==> flow/design.v <==
module clock_converter(board_clk, rst, clk, ce);
input board_clk, rst;
output reg clk;
output ce;
reg a;
always@(posedge board_clk or posedge rst)
	begin
		if (rst)
			begin
				a <= 1'b0;
				clk <= 1'b0;
			end
		else
			begin
				a <= ~a;
				clk <= a;
			end
	end
assign ce = a;
endmodule
module VGA_Controller(board_clk, rst, ce, xCount, yCount, ScreenArea, hsync, vsync, blank_n);
input board_clk, rst, ce;
output reg [9:0]xCount, yCount; 
output reg ScreenArea;  
output hsync, vsync, blank_n;
reg p_hSync, p_vSync; 
localparam [9:0] porchHF = 10'd640;  
localparam [9:0] syncH = 10'd655; 
localparam [9:0] porchHB = 10'd747;  
localparam [9:0] maxH = 10'd793;  
localparam [9:0] porchVF = 10'd480;  
localparam [9:0] syncV = 10'd490;  
localparam [9:0] porchVB = 10'd492;  
localparam [9:0] maxV = 10'd525;  
always@(posedge board_clk or posedge rst)
	begin
		if (rst)
			xCount <= 10'd0;
		else if (ce)
			begin
				if(xCount == maxH)
					xCount <= 10'd0;
				else
					xCount <= xCount + 10'd1;
			end
	end
always@(posedge board_clk or posedge rst)
	begin
		if (rst)
			yCount <= 10'd0;
		else if (ce)
			begin
				if(xCount == maxH)
					begin
						if(yCount == maxV)
							yCount <= 10'd0;
						else
							yCount <= yCount + 10'd1;
					end
			end
	end
always@(posedge board_clk or posedge rst)  
	begin
		if (rst)
			ScreenArea <= 1'b0;
		else if (ce)
			ScreenArea <= ((xCount < porchHF) && (yCount < porchVF)); 
	end
always@(posedge board_clk or posedge rst)  
	begin
		if (rst)
			begin
				p_hSync <= 1'b0;
				p_vSync <= 1'b0;
			end
		else if (ce)
			begin
				p_hSync <= ((xCount >= syncH) && (xCount < porchHB)); 
				p_vSync <= ((yCount >= syncV) && (yCount < porchVB)); 
			end
	end
assign vsync = ~p_vSync; 
assign hsync = ~p_hSync;
assign blank_n = ScreenArea;
endmodule
module blocks(board_clk, rst, ce, xCount, yCount, block);
input board_clk, rst, ce;
input [9:0]xCount;
input [9:0]yCount;
output reg [15:0]block;
localparam [9:0] COL0 = 10'd50, COL1 = 10'd175, COL2 = 10'd300, COL3 = 10'd425;
localparam [9:0] ROW0 = 10'd50, ROW1 = 10'd150, ROW2 = 10'd250, ROW3 = 10'd350;
always@(posedge board_clk or posedge rst) 
	begin
		if (rst)
			block <= 16'd0;
		else if (ce)
			begin
				block[0] <= (xCount > COL0 && xCount < (COL0 + 10'd125)) && (yCount > ROW0 && yCount < (ROW0 + 10'd100));
				block[1] <= (xCount > COL1 && xCount < (COL1 + 10'd125)) && (yCount > ROW0 && yCount < (ROW0 + 10'd100));
				block[2] <= (xCount > COL2 && xCount < (COL2 + 10'd125)) && (yCount > ROW0 && yCount < (ROW0 + 10'd100));
				block[3] <= (xCount > COL3 && xCount < (COL3 + 10'd125)) && (yCount > ROW0 && yCount < (ROW0 + 10'd100));
				block[4] <= (xCount > COL0 && xCount < (COL0 + 10'd125)) && (yCount > ROW1 && yCount < (ROW1 + 10'd100));
				block[5] <= (xCount > COL1 && xCount < (COL1 + 10'd125)) && (yCount > ROW1 && yCount < (ROW1 + 10'd100));
				block[6] <= (xCount > COL2 && xCount < (COL2 + 10'd125)) && (yCount > ROW1 && yCount < (ROW1 + 10'd100));
				block[7] <= (xCount > COL3 && xCount < (COL3 + 10'd125)) && (yCount > ROW1 && yCount < (ROW1 + 10'd100));
				block[8] <= (xCount > COL0 && xCount < (COL0 + 10'd125)) && (yCount > ROW2 && yCount < (ROW2 + 10'd100));
				block[9] <= (xCount > COL1 && xCount < (COL1 + 10'd125)) && (yCount > ROW2 && yCount < (ROW2 + 10'd100));
				block[10] <= (xCount > COL2 && xCount < (COL2 + 10'd125)) && (yCount > ROW2 && yCount < (ROW2 + 10'd100));
				block[11] <= (xCount > COL3 && xCount < (COL3 + 10'd125)) && (yCount > ROW2 && yCount < (ROW2 + 10'd100));
				block[12] <= (xCount > COL0 && xCount < (COL0 + 10'd125)) && (yCount > ROW3 && yCount < (ROW3 + 10'd100));
				block[13] <= (xCount > COL1 && xCount < (COL1 + 10'd125)) && (yCount > ROW3 && yCount < (ROW3 + 10'd100));
				block[14] <= (xCount > COL2 && xCount < (COL2 + 10'd125)) && (yCount > ROW3 && yCount < (ROW3 + 10'd100));
				block[15] <= (xCount > COL3 && xCount < (COL3 + 10'd125)) && (yCount > ROW3 && yCount < (ROW3 + 10'd100));
			end
	end
endmodule
module Runner2048 (board_clk, VGA_R, VGA_G, VGA_B, hsync, vsync, clk, blank_n, rst, inputnums);
input board_clk, rst; 
input [3:0] inputnums; 
output hsync, vsync, clk, blank_n;
wire ce;  
clock_converter clocks(board_clk, rst, clk, ce);  
wire [9:0] xCount; 
wire [9:0] yCount;
wire ScreenArea;
VGA_Controller VGA(board_clk, rst, ce, xCount, yCount, ScreenArea, hsync, vsync, blank_n);
output reg [7:0]VGA_R, VGA_G, VGA_B;
reg R;
reg G;
reg B;
reg Rn, Gn, Bn;  
wire game_over;
wire win;
wire game_over_text = 1'b0;  
wire win_text = 1'b0;  
reg [11:0] row0[3:0];
reg [11:0] row1[3:0];
reg [11:0] row2[3:0];
reg [11:0] row3[3:0];
assign game_over = ((row0[0] !== row0[1]) && (row0[0] !== row1[0]) && (row0[1] !== row1[1]) && (row0[1] !== row0[2]) &&(row0[2] !== row1[2]) &&
	(row0[2] !== row0[3]) && (row0[3] !== row1[3]) && (row1[0] !== row1[1]) && (row1[0] !== row2[0]) && (row1[1] !== row2[1]) && 
	(row1[1] !== row1[2]) && (row1[2] !== row1[3]) && (row1[2] !== row2[2]) && (row1[3] !== row2[3]) && (row2[0] !== row2[1]) && 
	(row2[0] !== row3[0]) && (row2[1] !== row2[2]) && (row2[1] !== row3[1]) && (row2[2] !== row3[2]) && (row2[2] !== row2[3]) && 
	(row2[3] !== row3[3]) && (row3[0] !== row3[1]) && (row3[1] !== row3[2]) && (row3[2] !== row3[3])&&(row0[0] !== 0)&&
	(row0[1] !== 0)&&(row0[2] !== 0)&&(row0[3] !== 0)&&(row1[0] !== 0)&&(row1[1] !== 0)
	&&(row1[2] !== 0)&&(row1[3] !== 0)&&(row2[0] !== 0)&&(row2[1] !== 0)&&(row2[2] !== 0)
	&&(row2[3] !== 0)&&(row3[0] !== 0)&&(row3[1] !== 0)&&(row3[2] !== 0)&&(row3[3] !== 0));
assign win = ((row0[0] == 256) || (row0[1] == 256) || (row0[2] == 256) || (row0[3] == 256) || (row1[0] == 256) || (row1[1] == 256) || (row1[2] == 256) || (row1[3] == 256) || 
(row2[0] == 256) || (row2[1] == 256) || (row2[2] == 256) || (row2[3] == 256) || (row3[0] == 256) || (row3[1] == 256) || (row3[2] == 256) || (row3[3] == 256));
wire [15:0] squares1;
blocks bloc(board_clk, rst, ce, xCount,yCount,squares1);
reg [15:0]squares;
integer i;
integer a;
always @(posedge board_clk or posedge rst)
	begin
		if (rst)
			squares <= 16'd0;
		else if (ce)
			squares <= squares1;
	end
always @(*)
	begin
		if (game_over == 1'b0)
			begin
				if (win == 1'b0)
					begin
						Rn = 1'b0;
						Gn = 1'b0;
						Bn = 1'b0;
						for (i = 0; i < 4; i = i + 1) begin
							if(row0[i] == 0) begin
								Rn = Rn || squares[i];
								Gn = Gn || squares[i];
								Bn = Bn || squares[i];
							end
							else if(row0[i] == 2) begin
								Rn = Rn || squares[i];
							end
							else if(row0[i] == 4) begin
								Bn = Bn || squares[i];
							end
							else if(row0[i] == 8) begin
								Gn = Gn || squares[i];
							end
							else if(row0[i] == 16) begin
								Rn = Rn || squares[i];
								Bn = Bn || squares[i];
							end
							else if(row0[i] == 32) begin
								Rn = Rn || squares[i];
								Gn = Gn || squares[i];
							end
							else if(row0[i] == 64) begin
								Bn = Bn || squares[i];
								Gn = Gn || squares[i];
							end
							else if(row0[i] == 128) begin
								Bn = Bn;
								Gn = Gn;
								Rn = Rn;
							end
						end   
						i = 0;
						for (i = 0; i < 4; i = i + 1) begin
							if(row1[i] == 0) begin
								Rn = Rn || squares[i + 4];
								Gn = Gn || squares[i + 4];
								Bn = Bn || squares[i + 4];
							end
							else if(row1[i] == 2) begin
								Rn = Rn || squares[i + 4];
							end
							else if(row1[i] == 4) begin
								Bn = Bn || squares[i + 4];
							end
							else if(row1[i] == 8) begin
								Gn = Gn || squares[i + 4];
							end
							else if(row1[i] == 16) begin
								Rn = Rn || squares[i + 4];
								Bn = Bn || squares[i + 4];
							end
							else if(row1[i] == 32) begin
								Rn = Rn || squares[i + 4];
								Gn = Gn || squares[i + 4];
							end
							else if(row1[i] == 64) begin
								Bn = Bn || squares[i + 4];
								Gn = Gn || squares[i + 4];
							end
							else if(row1[i] == 128) begin
								Bn = Bn;
								Gn = Gn;
								Rn = Rn;
							end
						end   
						for (i = 0; i < 4; i = i + 1) begin
							if(row2[i] == 0) begin
								Rn = Rn || squares[i + 8];
								Gn = Gn || squares[i + 8];
								Bn = Bn || squares[i + 8];
							end
							else if(row2[i] == 2) begin
								Rn = Rn || squares[i + 8];
							end
							else if(row2[i] == 4) begin
								Bn = Bn || squares[i + 8];
							end
							else if(row2[i] == 8) begin
								Gn = Gn || squares[i + 8];
							end
							else if(row2[i] == 16) begin
								Rn = Rn || squares[i + 8];
								Bn = Bn || squares[i + 8];
							end
							else if(row2[i] == 32) begin
								Rn = Rn || squares[i + 8];
								Gn = Gn || squares[i + 8];
							end
							else if(row2[i] == 64) begin
								Bn = Bn || squares[i + 8];
								Gn = Gn || squares[i + 8];
							end
							else if(row2[i] == 128) begin
								Bn = Bn;
								Gn = Gn;
								Rn = Rn;
							end
						end   
						for (i = 0; i < 4; i = i + 1) begin
							if(row3[i] == 0) begin
								Rn = Rn || squares[i + 12];
								Gn = Gn || squares[i + 12];
								Bn = Bn || squares[i + 12];
							end
							else if(row3[i] == 2) begin
								Rn = Rn || squares[i + 12];
							end
							else if(row3[i] == 4) begin
								Bn = Bn || squares[i + 12];
							end
							else if(row3[i] == 8) begin
								Gn = Gn || squares[i + 12];
							end
							else if(row3[i] == 16) begin
								Rn = Rn || squares[i + 12];
								Bn = Bn || squares[i + 12];
							end
							else if(row3[i] == 32) begin
								Rn = Rn || squares[i + 12];
								Gn = Gn || squares[i + 12];
							end
							else if(row3[i] == 64) begin
								Bn = Bn || squares[i + 12];
								Gn = Gn || squares[i + 12];
							end
							else if(row3[i] == 128) begin
								Bn = Bn;
								Gn = Gn;
								Rn = Rn;
							end
						end   
					end
				else
					begin
						Rn = 1'b0;
						Gn = ScreenArea & !win_text;
						Bn = 1'b0;
					end
			end
		else
			begin
				Rn = ScreenArea & !game_over_text;
				Gn = 1'b0;
				Bn = 1'b0;
			end
	end
always @(posedge board_clk or posedge rst)
	begin
		if (rst)
			begin
				R <= 1'b0;
				G <= 1'b0;
				B <= 1'b0;
			end
		else if (ce)
			begin
				R <= Rn;
				G <= Gn;
				B <= Bn;
			end
	end
reg [2:0] state;
reg [3:0] NS;
reg [3:0] inputnumbers;
reg ran;  
reg terminate;  
reg terminate_q;  
parameter START = 3'b000,
          MOVEUP = 3'b001,
          MOVEDOWN = 3'b010,
          MOVELEFT = 3'b011,
          MOVERIGHT = 3'b100,
			 REVERSETRANSLATE = 3'b101,
			 CHECK = 3'b111; 
reg [11:0] vert0[3:0];
reg [11:0] vert1[3:0];
reg [11:0] vert2[3:0];
reg [11:0] vert3[3:0];
always @ (posedge board_clk, posedge rst) 
	begin 
	if(rst)  begin 
	row0[0] <= 12'd0; 
	row0[1] <= 12'd0; 
	row0[2] <= 12'd0; 
	row0[3] <= 12'd0; 
	row1[0] <= 12'd0; 
	row1[1] <= 12'd0; 
	row1[2] <= 12'd0; 
	row1[3] <= 12'd0; 
	row2[0] <= 12'd0; 
	row2[1] <= 12'd0; 
	row2[2] <= 12'd0; 
	row2[3] <= 12'd0; 
	row3[0] <= 12'd0; 
	row3[1] <= 12'd0; 
	row3[2] <= 12'd0; 
	row3[3] <= 12'd0; 
	ran = 0;
	terminate = 0;
	terminate_q <= 1'b0;
	NS <= START;
 vert0[0] <= 12'd0;  
			  vert0[1] <= 12'd0; 
			  vert0[2] <= 12'd0; 
			  vert0[3] <= 12'd0; 
			  vert1[0] <= 12'd0; 
			  vert1[1] <= 12'd0; 
			  vert1[2] <= 12'd0; 
			  vert1[3] <= 12'd0; 
			  vert2[0] <= 12'd0; 
			  vert2[1] <= 12'd0; 
			  vert2[2] <= 12'd0; 
			  vert2[3] <= 12'd0; 
			  vert3[0] <= 12'd0; 
			  vert3[1] <= 12'd0; 
			  vert3[2] <= 12'd0; 
			  vert3[3] <= 12'd0; 
	end 
	else begin 
	ran = 0;
	terminate = terminate_q;
	case (state) 
		START: begin 
			case(inputnums)
				4'b0111: begin 
					NS <= MOVEUP;
					end 
				4'b1011: begin 
					NS <= MOVEDOWN;
					end 
				4'b1101: begin 
					NS <= MOVELEFT;
					end 
				4'b1110: begin 
				   NS <= MOVERIGHT;
					end 
				default: begin 
				    vert0[0] <= row0[0]; 
			  vert0[1] <= row1[0];
			  vert0[2] <= row2[0];
			  vert0[3] <= row3[0];
			  vert1[0] <= row0[1];
			  vert1[1] <= row1[1];
			  vert1[2] <= row2[1];
			  vert1[3] <= row3[1];
			  vert2[0] <= row0[2];
			  vert2[1] <= row1[2];
			  vert2[2] <= row2[2];
			  vert2[3] <= row3[2];
			  vert3[0] <= row0[3];
			  vert3[1] <= row1[3];
			  vert3[2] <= row2[3];
			  vert3[3] <= row3[3];
					ran = 0;
					NS <= START; 
					terminate = 0;
					end 
				endcase
		   end 
		REVERSETRANSLATE: begin 
			row0[0] <= vert0[0];
			row0[1] <= vert1[0]; 
			row0[2] <= vert2[0]; 
			row0[3] <= vert3[0]; 
			row1[0] <= vert0[1];
			row1[1] <= vert1[1]; 
			row1[2] <= vert2[1]; 
			row1[3] <= vert3[1]; 
			row2[0] <= vert0[2]; 
			row2[1] <= vert1[2]; 
			row2[2] <= vert2[2]; 
			row2[3] <= vert3[2]; 
			row3[0] <= vert0[3]; 
			row3[1] <= vert1[3]; 
			row3[2] <= vert2[3]; 
			row3[3] <= vert3[3]; 
			 terminate = 0;
			NS <= CHECK; 
		end 
		MOVEUP: begin 
						for (a = 0; a < 3; a = a + 1) begin
						  if (((vert0[a] == 12'd0) || (vert0[a] == vert0[a + 1]))&&!(vert0[a] + vert0[a+1] == 12'd0)&&!(terminate)) begin
							 vert0[a] <= vert0[a] + vert0[a + 1];
							 vert0[a + 1] <= 12'd0;
							 ran = 1;
							 terminate  = 1;
						  end
						  end 
						for (a = 0; a < 3; a = a + 1) begin
						  if (((vert1[a] == 12'd0) || (vert1[a] == vert1[a + 1]))&&!(vert1[a] + vert1[a+1] == 12'd0)&&!(terminate) ) begin
							 vert1[a] <= vert1[a] + vert1[a + 1];
							 vert1[a + 1] <= 12'd0;
							 ran = 1;
							 terminate = 1;
						  end
						 end 
						 for (a = 0; a < 3; a = a + 1) begin
						  if (((vert2[a] == 12'd0) || (vert2[a] == vert2[a + 1]))&&!(vert2[a] + vert2[a+1] == 12'd0)&&!(terminate) ) begin
							 vert2[a] <= vert2[a] + vert2[a + 1];
							 vert2[a + 1] <= 12'd0;
							 ran = 1;
							 terminate = 1;
						  end
						 end 
						 for (a = 0; a < 3; a = a + 1) begin
						  if (((vert3[a] == 12'd0) || (vert3[a] == vert3[a + 1]))&&!(vert3[a] + vert3[a+1] == 12'd0)&&!(terminate)) begin
							 vert3[a] <= vert3[a] + vert3[a + 1];
							 vert3[a + 1] <= 12'd0;
							 ran = 1;
							 terminate = 1;
						  end
						 end 
						if(ran == 1) begin 
						 NS <= MOVEUP; 
						 ran = 0;
						 terminate = 0;
						 end 
						 else begin 
						  terminate = 0;
						 NS <= REVERSETRANSLATE;
						end 
		end 
		MOVEDOWN: begin 
		   for (a = 3; a > 0; a = a - 1) begin
			 if (((vert0[a] == 12'd0) || (vert0[a] == vert0[a - 1])) && !(vert0[a] + vert0[a - 1] == 12'd0) && !(terminate)) begin
				vert0[a] <= vert0[a] + vert0[a - 1];
				vert0[a - 1] <= 12'd0;
				ran = 1;
				terminate = 1;
			 end
		  end
		  for (a = 3; a > 0; a = a - 1) begin
			 if (((vert1[a] == 12'd0) || (vert1[a] == vert1[a - 1])) && !(vert1[a] + vert1[a - 1] == 12'd0) && !(terminate)) begin
				vert1[a] <= vert1[a] + vert1[a - 1];
				vert1[a - 1] <= 12'd0;
				ran = 1;
				terminate = 1;
			 end
		  end
		  for (a = 3; a > 0; a = a - 1) begin
			 if (((vert2[a] == 12'd0) || (vert2[a] == vert2[a - 1])) && !(vert2[a] + vert2[a - 1] == 12'd0) && !(terminate)) begin
				vert2[a] <= vert2[a] + vert2[a - 1];
				vert2[a - 1] <= 12'd0;
				ran = 1;
				terminate = 1;
			 end
		  end
		  for (a = 3; a > 0; a = a - 1) begin
			 if (((vert3[a] == 12'd0) || (vert3[a] == vert3[a - 1])) && !(vert3[a] + vert3[a - 1] == 12'd0) && !(terminate)) begin
				vert3[a] <= vert3[a] + vert3[a - 1];
				vert3[a - 1] <= 12'd0;
				ran = 1;
				terminate = 1;
			 end
		  end
		  if(ran == 1) begin 
			 NS <= MOVEDOWN;
			 ran = 0;
			 terminate = 0;
		  end else begin
			 NS <= REVERSETRANSLATE;
			 terminate = 0;
		  end
		end
		MOVELEFT: begin
						for (a = 0; a < 3; a = a + 1) begin
						  if (((row0[a] == 12'd0) || (row0[a] == row0[a + 1]))&&!(row0[a] + row0[a+1] == 12'd0)&&!(terminate)) begin
							 row0[a] <= row0[a] + row0[a + 1];
							 row0[a + 1] <= 12'd0;
							 ran = 1;
							 terminate  = 1;
						  end
						  end 
						for (a = 0; a < 3; a = a + 1) begin
						  if (((row1[a] == 12'd0) || (row1[a] == row1[a + 1]))&&!(row1[a] + row1[a+1] == 12'd0)&&!(terminate) ) begin
							 row1[a] <= row1[a] + row1[a + 1];
							 row1[a + 1] <= 12'd0;
							 ran = 1;
							 terminate = 1;
						  end
						 end 
						 for (a = 0; a < 3; a = a + 1) begin
						  if (((row2[a] == 12'd0) || (row2[a] == row2[a + 1]))&&!(row2[a] + row2[a+1] == 12'd0)&&!(terminate) ) begin
							 row2[a] <= row2[a] + row2[a + 1];
							 row2[a + 1] <= 12'd0;
							 ran = 1;
							 terminate = 1;
						  end
						 end 
						 for (a = 0; a < 3; a = a + 1) begin
						  if (((row3[a] == 12'd0) || (row3[a] == row3[a + 1]))&&!(row3[a] + row3[a+1] == 12'd0)&&!(terminate)) begin
							 row3[a] <= row3[a] + row3[a + 1];
							 row3[a + 1] <= 12'd0;
							 ran = 1;
							 terminate = 1;
						  end
						 end 
						if(ran == 1) begin 
						 NS <= MOVELEFT; 
						 ran = 0;
						 terminate = 0;
						 end 
						 else begin 
						  terminate = 0;
						 NS <= CHECK;
						end 
		end
		MOVERIGHT: begin
		  for (a = 3; a > 0; a = a - 1) begin
			 if (((row0[a] == 12'd0) || (row0[a] == row0[a - 1])) && !(row0[a] + row0[a - 1] == 12'd0) && !(terminate)) begin
				row0[a] <= row0[a] + row0[a - 1];
				row0[a - 1] <= 12'd0;
				ran = 1;
				terminate = 1;
			 end
		  end
		  for (a = 3; a > 0; a = a - 1) begin
			 if (((row1[a] == 12'd0) || (row1[a] == row1[a - 1])) && !(row1[a] + row1[a - 1] == 12'd0) && !(terminate)) begin
				row1[a] <= row1[a] + row1[a - 1];
				row1[a - 1] <= 12'd0;
				ran = 1;
				terminate = 1;
			 end
		  end
		  for (a = 3; a > 0; a = a - 1) begin
			 if (((row2[a] == 12'd0) || (row2[a] == row2[a - 1])) && !(row2[a] + row2[a - 1] == 12'd0) && !(terminate)) begin
				row2[a] <= row2[a] + row2[a - 1];
				row2[a - 1] <= 12'd0;
				ran = 1;
				terminate = 1;
			 end
		  end
		  for (a = 3; a > 0; a = a - 1) begin
			 if (((row3[a] == 12'd0) || (row3[a] == row3[a - 1])) && !(row3[a] + row3[a - 1] == 12'd0) && !(terminate)) begin
				row3[a] <= row3[a] + row3[a - 1];
				row3[a - 1] <= 12'd0;
				ran = 1;
				terminate = 1;
			 end
		  end
		  if(ran == 1) begin 
			 NS <= MOVERIGHT;
			 ran = 0;
			 terminate = 0;
		  end else begin
			 NS <= CHECK;
			 terminate = 0;
		  end
		end
		CHECK: begin
		if( inputnums == 4'b1111) begin 
			if(row0[0] == 0 || row0[1] == 0 || row0[2] == 0 || row0[3] == 0) begin
				for (a = 0; a < 4; a = a + 1) begin
						  if ((row0[a] == 0) && !(terminate)) begin
							row0[a] <= 12'd2;;
							terminate = 1;
						  end
				 end 
				 NS <= START; 
			end 
			else if(row1[0] == 0 || row1[1] == 0 || row1[2] == 0 || row1[3] == 0) begin
				for (a = 0; a < 4; a = a + 1) begin
						  if ((row1[a] == 0) && !(terminate)) begin
							row1[a] <= 12'd2;;
							terminate = 1;
						  end
				 end 
				 NS <= START; 
			end 
			else if(row2[0] == 0 || row2[1] == 0 || row2[2] == 0 || row2[3] == 0) begin
				for (a = 0; a < 4; a = a + 1) begin
						  if ((row2[a] == 0) && !(terminate)) begin
							row2[a] <= 12'd2;;
							terminate = 1;
						  end
				 end 
				 NS <= START; 
			end 
			else if(row3[0] == 0 || row3[1] == 0 || row3[2] == 0 || row3[3] == 0) begin
				for (a = 0; a < 4; a = a + 1) begin
						  if ((row3[a] == 0) && !(terminate)) begin
							row3[a] <= 12'd2;
							terminate = 1;
						  end
				 end
				NS <= START; 
			end 
			else begin 
			NS <= START;
		end 
		end 
		else 
		begin 
		NS<= CHECK;
		end
		end
	endcase 
	terminate_q <= terminate;
	end 
	end 
always @ (posedge board_clk, posedge rst) 
	begin 
	if(rst)  begin 
	state <= START;
	end 
	else begin 
	state <= NS; 
	end 
	end 
always @ (posedge board_clk or posedge rst)
	begin
		if (rst)
			begin
				VGA_R <= 8'd0;
				VGA_G <= 8'd0;
				VGA_B <= 8'd0;
			end
		else if (ce)
			begin
				VGA_R <= {8{R}};
				VGA_G <= {8{G}};
				VGA_B <= {8{B}};
			end
	end 
endmodule
Step by step through the tools: Runner2048
Tool output for the design above, in the order of the flow.
Line numbers count from 1 in the design file above.
Operators carry their Yosys type and port widths (W data, S select, Z words).
Library cell names are shortened.
{"block": "inputs", "top": "Runner2048", "clock": "board_clk", "cell_library": "sky130hd", "corner": "tt_025C_1v80"}

After elaboration
Source: Yosys, flattened and elaborated. Widths are those after wreduce. Registers that Yosys merges into a memory's read port (data or address) are not register bits. Print and check cells do not count.
{"block": "op_classes", "n_addsub": 26, "compare": 22, "equal": 303, "muxes": 857, "logic": 3, "reduce_logical": 476}
{"block": "ops", "op": "$mux W12", "count": 184}
{"block": "ops", "op": "$pmux W12 S4", "count": 16}
{"block": "ops", "op": "$logic_not A12 Y1", "count": 56}
{"block": "ops", "op": "$mux W1", "count": 631}
{"block": "ops", "op": "$eq A12 B12 Y1", "count": 48}
{"block": "ops", "op": "$pmux W12 S3", "count": 16}
{"block": "ops", "op": "$add A12 B12 Y12", "count": 24}
{"block": "ops", "op": "$nex A12 B12 Y1", "count": 24}
{"block": "ops", "op": "$nex A12 B1 Y1 const B", "count": 16}
{"block": "ops", "op": "$eq A12 B2 Y1 const B", "count": 16}
{"block": "ops", "op": "$eq A12 B3 Y1 const B", "count": 16}
{"block": "ops", "op": "$eq A12 B4 Y1 const B", "count": 16}
{"block": "ops", "op": "$eq A12 B5 Y1 const B", "count": 16}
{"block": "ops", "op": "$eq A12 B6 Y1 const B", "count": 16}
{"block": "ops", "op": "$eq A12 B7 Y1 const B", "count": 16}
{"block": "ops", "op": "$eq A12 B9 Y1 const B", "count": 16}
{"block": "ops", "op": "$logic_and A1 B1 Y1", "count": 178}
{"block": "ops", "op": "$logic_or A1 B1 Y1", "count": 120}
{"block": "ops", "op": "$ne A2 B2 Y1 const B", "count": 57}
{"block": "ops", "op": "$ne A3 B3 Y1 const B", "count": 32}
{"block": "ops", "op": "$logic_not A1 Y1", "count": 81}
{"block": "ops", "op": "$reduce_and A4 Y1", "count": 17}
{"block": "ops", "op": "$lt A10 B9 Y1 const B", "count": 6}
{"block": "ops", "op": "$reduce_and A9 Y1", "count": 4}
{"block": "ops", "op": "$reduce_and A8 Y1", "count": 4}
{"block": "ops", "op": "$lt A10 B10 Y1 const B", "count": 3}
{"block": "ops", "op": "$gt A10 B8 Y1 const B", "count": 3}
{"block": "ops", "op": "$lt A10 B8 Y1 const B", "count": 3}
Other operator kinds: 28; their cells: 52.
{"block": "word_totals", "register_bits": 454, "inputBits": 6, "wordCells": 1752}

Logic depth
Depth = most cells in a row (Yosys ltp): at word level without a register or memory, in the mapped netlist without a sequential cell, where the memories' decode and read muxes count.
{"block": "logic_depth", "ltp_word": 191, "ABC_AREA": 0, "mapped_depth": 15, "ltp_nobuf": 13}

After synthesis
The flow's flattened synthesis, as Yosys stat reports it; memories are mapped. The netlist is that of the ABC_AREA named above (0 if unset); the other value can give another one.
{"block": "synth_totals", "mapped_cells": 5127, "area_mm2": 0.043787, "seqArea_mm2": 0.0113609, "ff_cells": 454, "n_buf": 319}
{"block": "by_type", "cell": "dfrtp_1", "count": 454, "area_total_um2": 1.14E+04}
{"block": "by_type", "cell": "mux2_2", "count": 326, "area_total_um2": 3.67E+03}
{"block": "by_type", "cell": "ha_1", "count": 271, "area_total_um2": 3.39E+03}
{"block": "by_type", "cell": "xnor2_1", "count": 199, "area_total_um2": 1.74E+03}
{"block": "by_type", "cell": "o21ai_0", "count": 335, "area_total_um2": 1.68E+03}
{"block": "by_type", "cell": "xor2_1", "count": 181, "area_total_um2": 1585.27}
{"block": "by_type", "cell": "nand2_1", "count": 374, "area_total_um2": 1.4E+03}
{"block": "by_type", "cell": "a21oi_1", "count": 268, "area_total_um2": 1.34E+03}
{"block": "by_type", "cell": "nor4_1", "count": 191, "area_total_um2": 1.19E+03}
{"block": "by_type", "cell": "nor2_1", "count": 272, "area_total_um2": 1.02E+03}
{"block": "by_type", "cell": "clkbuf_1", "count": 265, "area_total_um2": 994.704}
{"block": "by_type", "cell": "nor3_1", "count": 158, "area_total_um2": 790.758}
{"block": "by_type", "cell": "inv_1", "count": 197, "area_total_um2": 739.459}
{"block": "by_type", "cell": "a22oi_1", "count": 93, "area_total_um2": 698.17}
{"block": "by_type", "cell": "a21o_1", "count": 92, "area_total_um2": 690.662}
{"block": "by_type", "cell": "nand3_1", "count": 129, "area_total_um2": 645.619}
{"block": "by_type", "cell": "a22o_1", "count": 70, "area_total_um2": 613.088}
{"block": "by_type", "cell": "a211oi_1", "count": 69, "area_total_um2": 517.997}
Not listed: further types 85, cells in them 1183.
By module: a second synthesis without flattening, with its own total; a netlist apart from the flattened one above.
{"block": "unflattened", "cells_unflattened": 5119, "area_unflattened_mm2": 0.0435856}
Rows give one instance, submodules left out.
{"block": "modules", "module": "Runner2048", "instances": 1, "n_cells": 4890, "mod_area_mm2": 0.0413046, "mod_seq_area_mm2": 0.0103349}
{"block": "modules", "module": "VGA_Controller", "instances": 1, "n_cells": 120, "mod_area_mm2": 0.0011986, "mod_seq_area_mm2": 0.0005756}
{"block": "modules", "module": "blocks", "instances": 1, "n_cells": 105, "mod_area_mm2": 0.0010247, "mod_seq_area_mm2": 0.0004004}
{"block": "modules", "module": "clock_converter", "instances": 1, "n_cells": 4, "mod_area_mm2": 0.0000576, "mod_seq_area_mm2": 0.00005}

Path before layout
Path of least setup slack by OpenSTA after synthesis, without wires, with an ideal clock, recovery checks aside; 20% of the period is set as input and as output delay. Where synthesis merged equal registers, the netlist keeps one of their names.
{"block": "synth_timing", "path_kind": "input -> register", "from": "in inputnums[1]", "to": "reg vert1[0][0]", "clock_period_ns": 20.0, "input_delay_ns": 4.000, "setup_ns": 0.125, "launch_ns": 4.000, "arrival_ns": 6.073, "path_slack_ns": 13.802, "path_delay_ns": 2.198, "path_stages": 10, "synth_period_reached_ns": 6.198}
"path_delay_ns" is the arrival time less input delay plus setup time.
"path_stages" counts driving pins, that of a launching flip-flop among them; a cell with two outputs on the path counts twice.
"synth_period_reached_ns" = period - worst setup slack (recovery checks aside). The figure is calculated, with input and output delays left at 20% of the set period.
The rows between start and end are the longest chain of elaborated cells between them; the timing report does not say that the signal goes this way. Where chains are equally long, one stands for them.
A line is the first line of the expression or statement that the cell stems from. Yosys adds cells for indexed reads and writes and turns some case tables into memories.
At most two assigning lines are given for a register; there are more.
{"block": "synth_via", "path_cell_list": "clkbuf_1 -> xnor2_1 -> a21oi_1 -> a21oi_1 -> or3_1 -> and3_1 -> clkbuf_1 -> o211ai_1 -> clkbuf_1 -> mux2_2", "elab_chain_len": 4, "cone_cells": 9, "lines_between": 2}
{"block": "synth_lines", "element": "start, declared", "line_no": 120, "text": "input [3:0] inputnums;"}
{"block": "synth_lines", "element": "$eq A4 B4 Y1", "line_no": 397, "text": "case(inputnums)"}
{"block": "synth_lines", "element": "$reduce_or A4 Y1"}
{"block": "synth_lines", "element": "$mux W12", "line_no": 397}
{"block": "synth_lines", "element": "$pmux W12 S3", "line_no": 395, "text": "case (state)"}
{"block": "synth_lines", "element": "end, assigned", "line_no": 415, "text": "vert1[0] <= row0[1];"}
{"block": "synth_lines", "element": "end, assigned", "line_no": 464, "text": "vert1[a] <= vert1[a] + vert1[a + 1];"}
{"block": "synth_lines", "element": "end, declared", "line_no": 349, "text": "reg [11:0] vert1[3:0];"}

Timing after layout
Path of least setup slack in the final report of stored run 2 (OpenROAD, finished layout, wires in). Where an end is a register, its clock arrival counts in the times.
{"block": "layout_timing", "path_kind": "input -> register", "from": "in inputnums[1]", "to": "reg vert3[2][8]", "clock_period_ns": 20.0, "input_delay_ns": 4.00, "setup_ns": 0.11, "launch_ns": 4.00, "arrival_ns": 8.11, "path_slack_ns": 12.45, "path_stages": 9}
The rows between start and end are the longest chain of elaborated cells between them; the timing report does not say that the signal goes this way. Where chains are equally long, one stands for them.
At most two assigning lines are given for a register; there are more.
{"block": "layout_via", "path_cell_list": "clkdlybuf4s50_1 -> xnor2_1 -> a21oi_1 -> a21oi_1 -> or3_1 -> and3_1 -> o21ai_0 -> a211oi_2 -> mux2_2", "elab_chain_len": 4, "cone_cells": 9, "lines_between": 2}
{"block": "layout_lines", "element": "start, declared", "line_no": 120, "text": "input [3:0] inputnums;"}
{"block": "layout_lines", "element": "$eq A4 B4 Y1", "line_no": 397, "text": "case(inputnums)"}
{"block": "layout_lines", "element": "$reduce_or A4 Y1"}
{"block": "layout_lines", "element": "$mux W12", "line_no": 397}
{"block": "layout_lines", "element": "$pmux W12 S3", "line_no": 395, "text": "case (state)"}
{"block": "layout_lines", "element": "end, assigned", "line_no": 425, "text": "vert3[2] <= row2[3];"}
{"block": "layout_lines", "element": "end, assigned", "line_no": 480, "text": "vert3[a] <= vert3[a] + vert3[a + 1];"}
{"block": "layout_lines", "element": "end, declared", "line_no": 351, "text": "reg [11:0] vert3[3:0];"}

Add stored flow runs of Runner2048

Below are 6 stored runs of the flow (Yosys, OpenROAD; platform sky130hd) on Runner2048, each with its settings and what was measured, unordered. Constraints: input delay and output delay 20% of the set period each, output load 0.01 pF.
"totalPower_w" is the tool's figure for a default switching activity; nothing was simulated.

{"run": "stored run 1", "settings": { "ABC_AREA": 1, "CELL_PAD_IN_SITES_DETAIL_PLACEMENT": 1, "CELL_PAD_IN_SITES_GLOBAL_PLACEMENT": 1, "CORE_MARGIN": 6, "CORE_UTILIZATION": 39, "CTS_CLUSTER_DIAMETER": 152, "GPL_TIMING_DRIVEN": 1, "MAX_ROUTING_LAYER": "met4", "MIN_ROUTING_LAYER": "met2", "PLACE_DENSITY_LB_ADDON": 0.21, "SETUP_SLACK_MARGIN": 2.53, "TNS_END_PERCENT": 35, "period_ns": 20.0, "CAP_MARGIN": 20, "SLEW_MARGIN": 20 }, "outcome": "incomplete, routing halted on GRT-0116"}
{"run": "stored run 2", "settings": { "CELL_PAD_IN_SITES_GLOBAL_PLACEMENT": 2, "CTS_CLUSTER_DIAMETER": 188, "TNS_END_PERCENT": 40, "period_ns": 20.0, "CAP_MARGIN": 20, "CORE_MARGIN": 2, "CORE_UTILIZATION": 40, "SLEW_MARGIN": 20 }, "results": { "final_hold_ws_ns": 0.380, "totalPower_w": 0.007834, "setup_ws_ns": 12.455, "total_die_area_mm2": 0.112131, "timing.setup.tns_ns": 0.000, "post_route_util_pct": 43.6, "synth_area_mm2": 0.043787 }}
{"run": "stored run 3", "settings": { "ABC_AREA": 1, "CELL_PAD_IN_SITES_DETAIL_PLACEMENT": 2, "CELL_PAD_IN_SITES_GLOBAL_PLACEMENT": 1, "CORE_MARGIN": 7, "CORE_UTILIZATION": 56, "CTS_CLUSTER_DIAMETER": 163, "CTS_CLUSTER_SIZE": 79, "GPL_ROUTABILITY_DRIVEN": 1, "GPL_TIMING_DRIVEN": 0, "PLACE_DENSITY": 0.57, "SETUP_SLACK_MARGIN": -0.19, "SLEW_MARGIN": 10, "period_ns": 8.23, "CAP_MARGIN": 20 }, "outcome": "incomplete, placement halted on DPL-0033"}
{"run": "stored run 4", "settings": { "ABC_AREA": 1, "CELL_PAD_IN_SITES_DETAIL_PLACEMENT": 1, "CORE_UTILIZATION": 41, "CTS_CLUSTER_DIAMETER": 152, "GPL_TIMING_DRIVEN": 0, "MIN_ROUTING_LAYER": "met2", "period_ns": 20.0, "CAP_MARGIN": 20, "CORE_MARGIN": 2, "SLEW_MARGIN": 20 }, "outcome": "incomplete, routing halted on GRT-0116"}
{"run": "stored run 5", "settings": { "CAP_MARGIN": 5, "CELL_PAD_IN_SITES_DETAIL_PLACEMENT": 2, "CELL_PAD_IN_SITES_GLOBAL_PLACEMENT": 1, "CTS_CLUSTER_DIAMETER": 106, "GPL_ROUTABILITY_DRIVEN": 0, "GPL_TIMING_DRIVEN": 0, "HOLD_SLACK_MARGIN": 0.23, "MAX_ROUTING_LAYER": "met4", "MIN_ROUTING_LAYER": "met2", "SETUP_SLACK_MARGIN": 2.13, "SLEW_MARGIN": 40, "TNS_END_PERCENT": 40, "period_ns": 20.0, "CORE_MARGIN": 2, "CORE_UTILIZATION": 40 }, "outcome": "incomplete, routing halted on GRT-0116"}
{"run": "stored run 6", "settings": { "ABC_AREA": 0, "CORE_UTILIZATION": 63, "CTS_CLUSTER_SIZE": 55, "MAX_ROUTING_LAYER": "met4", "MIN_ROUTING_LAYER": "met2", "PLACE_DENSITY_LB_ADDON": 0.21, "period_ns": 6.25, "CAP_MARGIN": 20, "CORE_MARGIN": 2, "SLEW_MARGIN": 20 }, "outcome": "incomplete, routing halted on GRT-0116"}
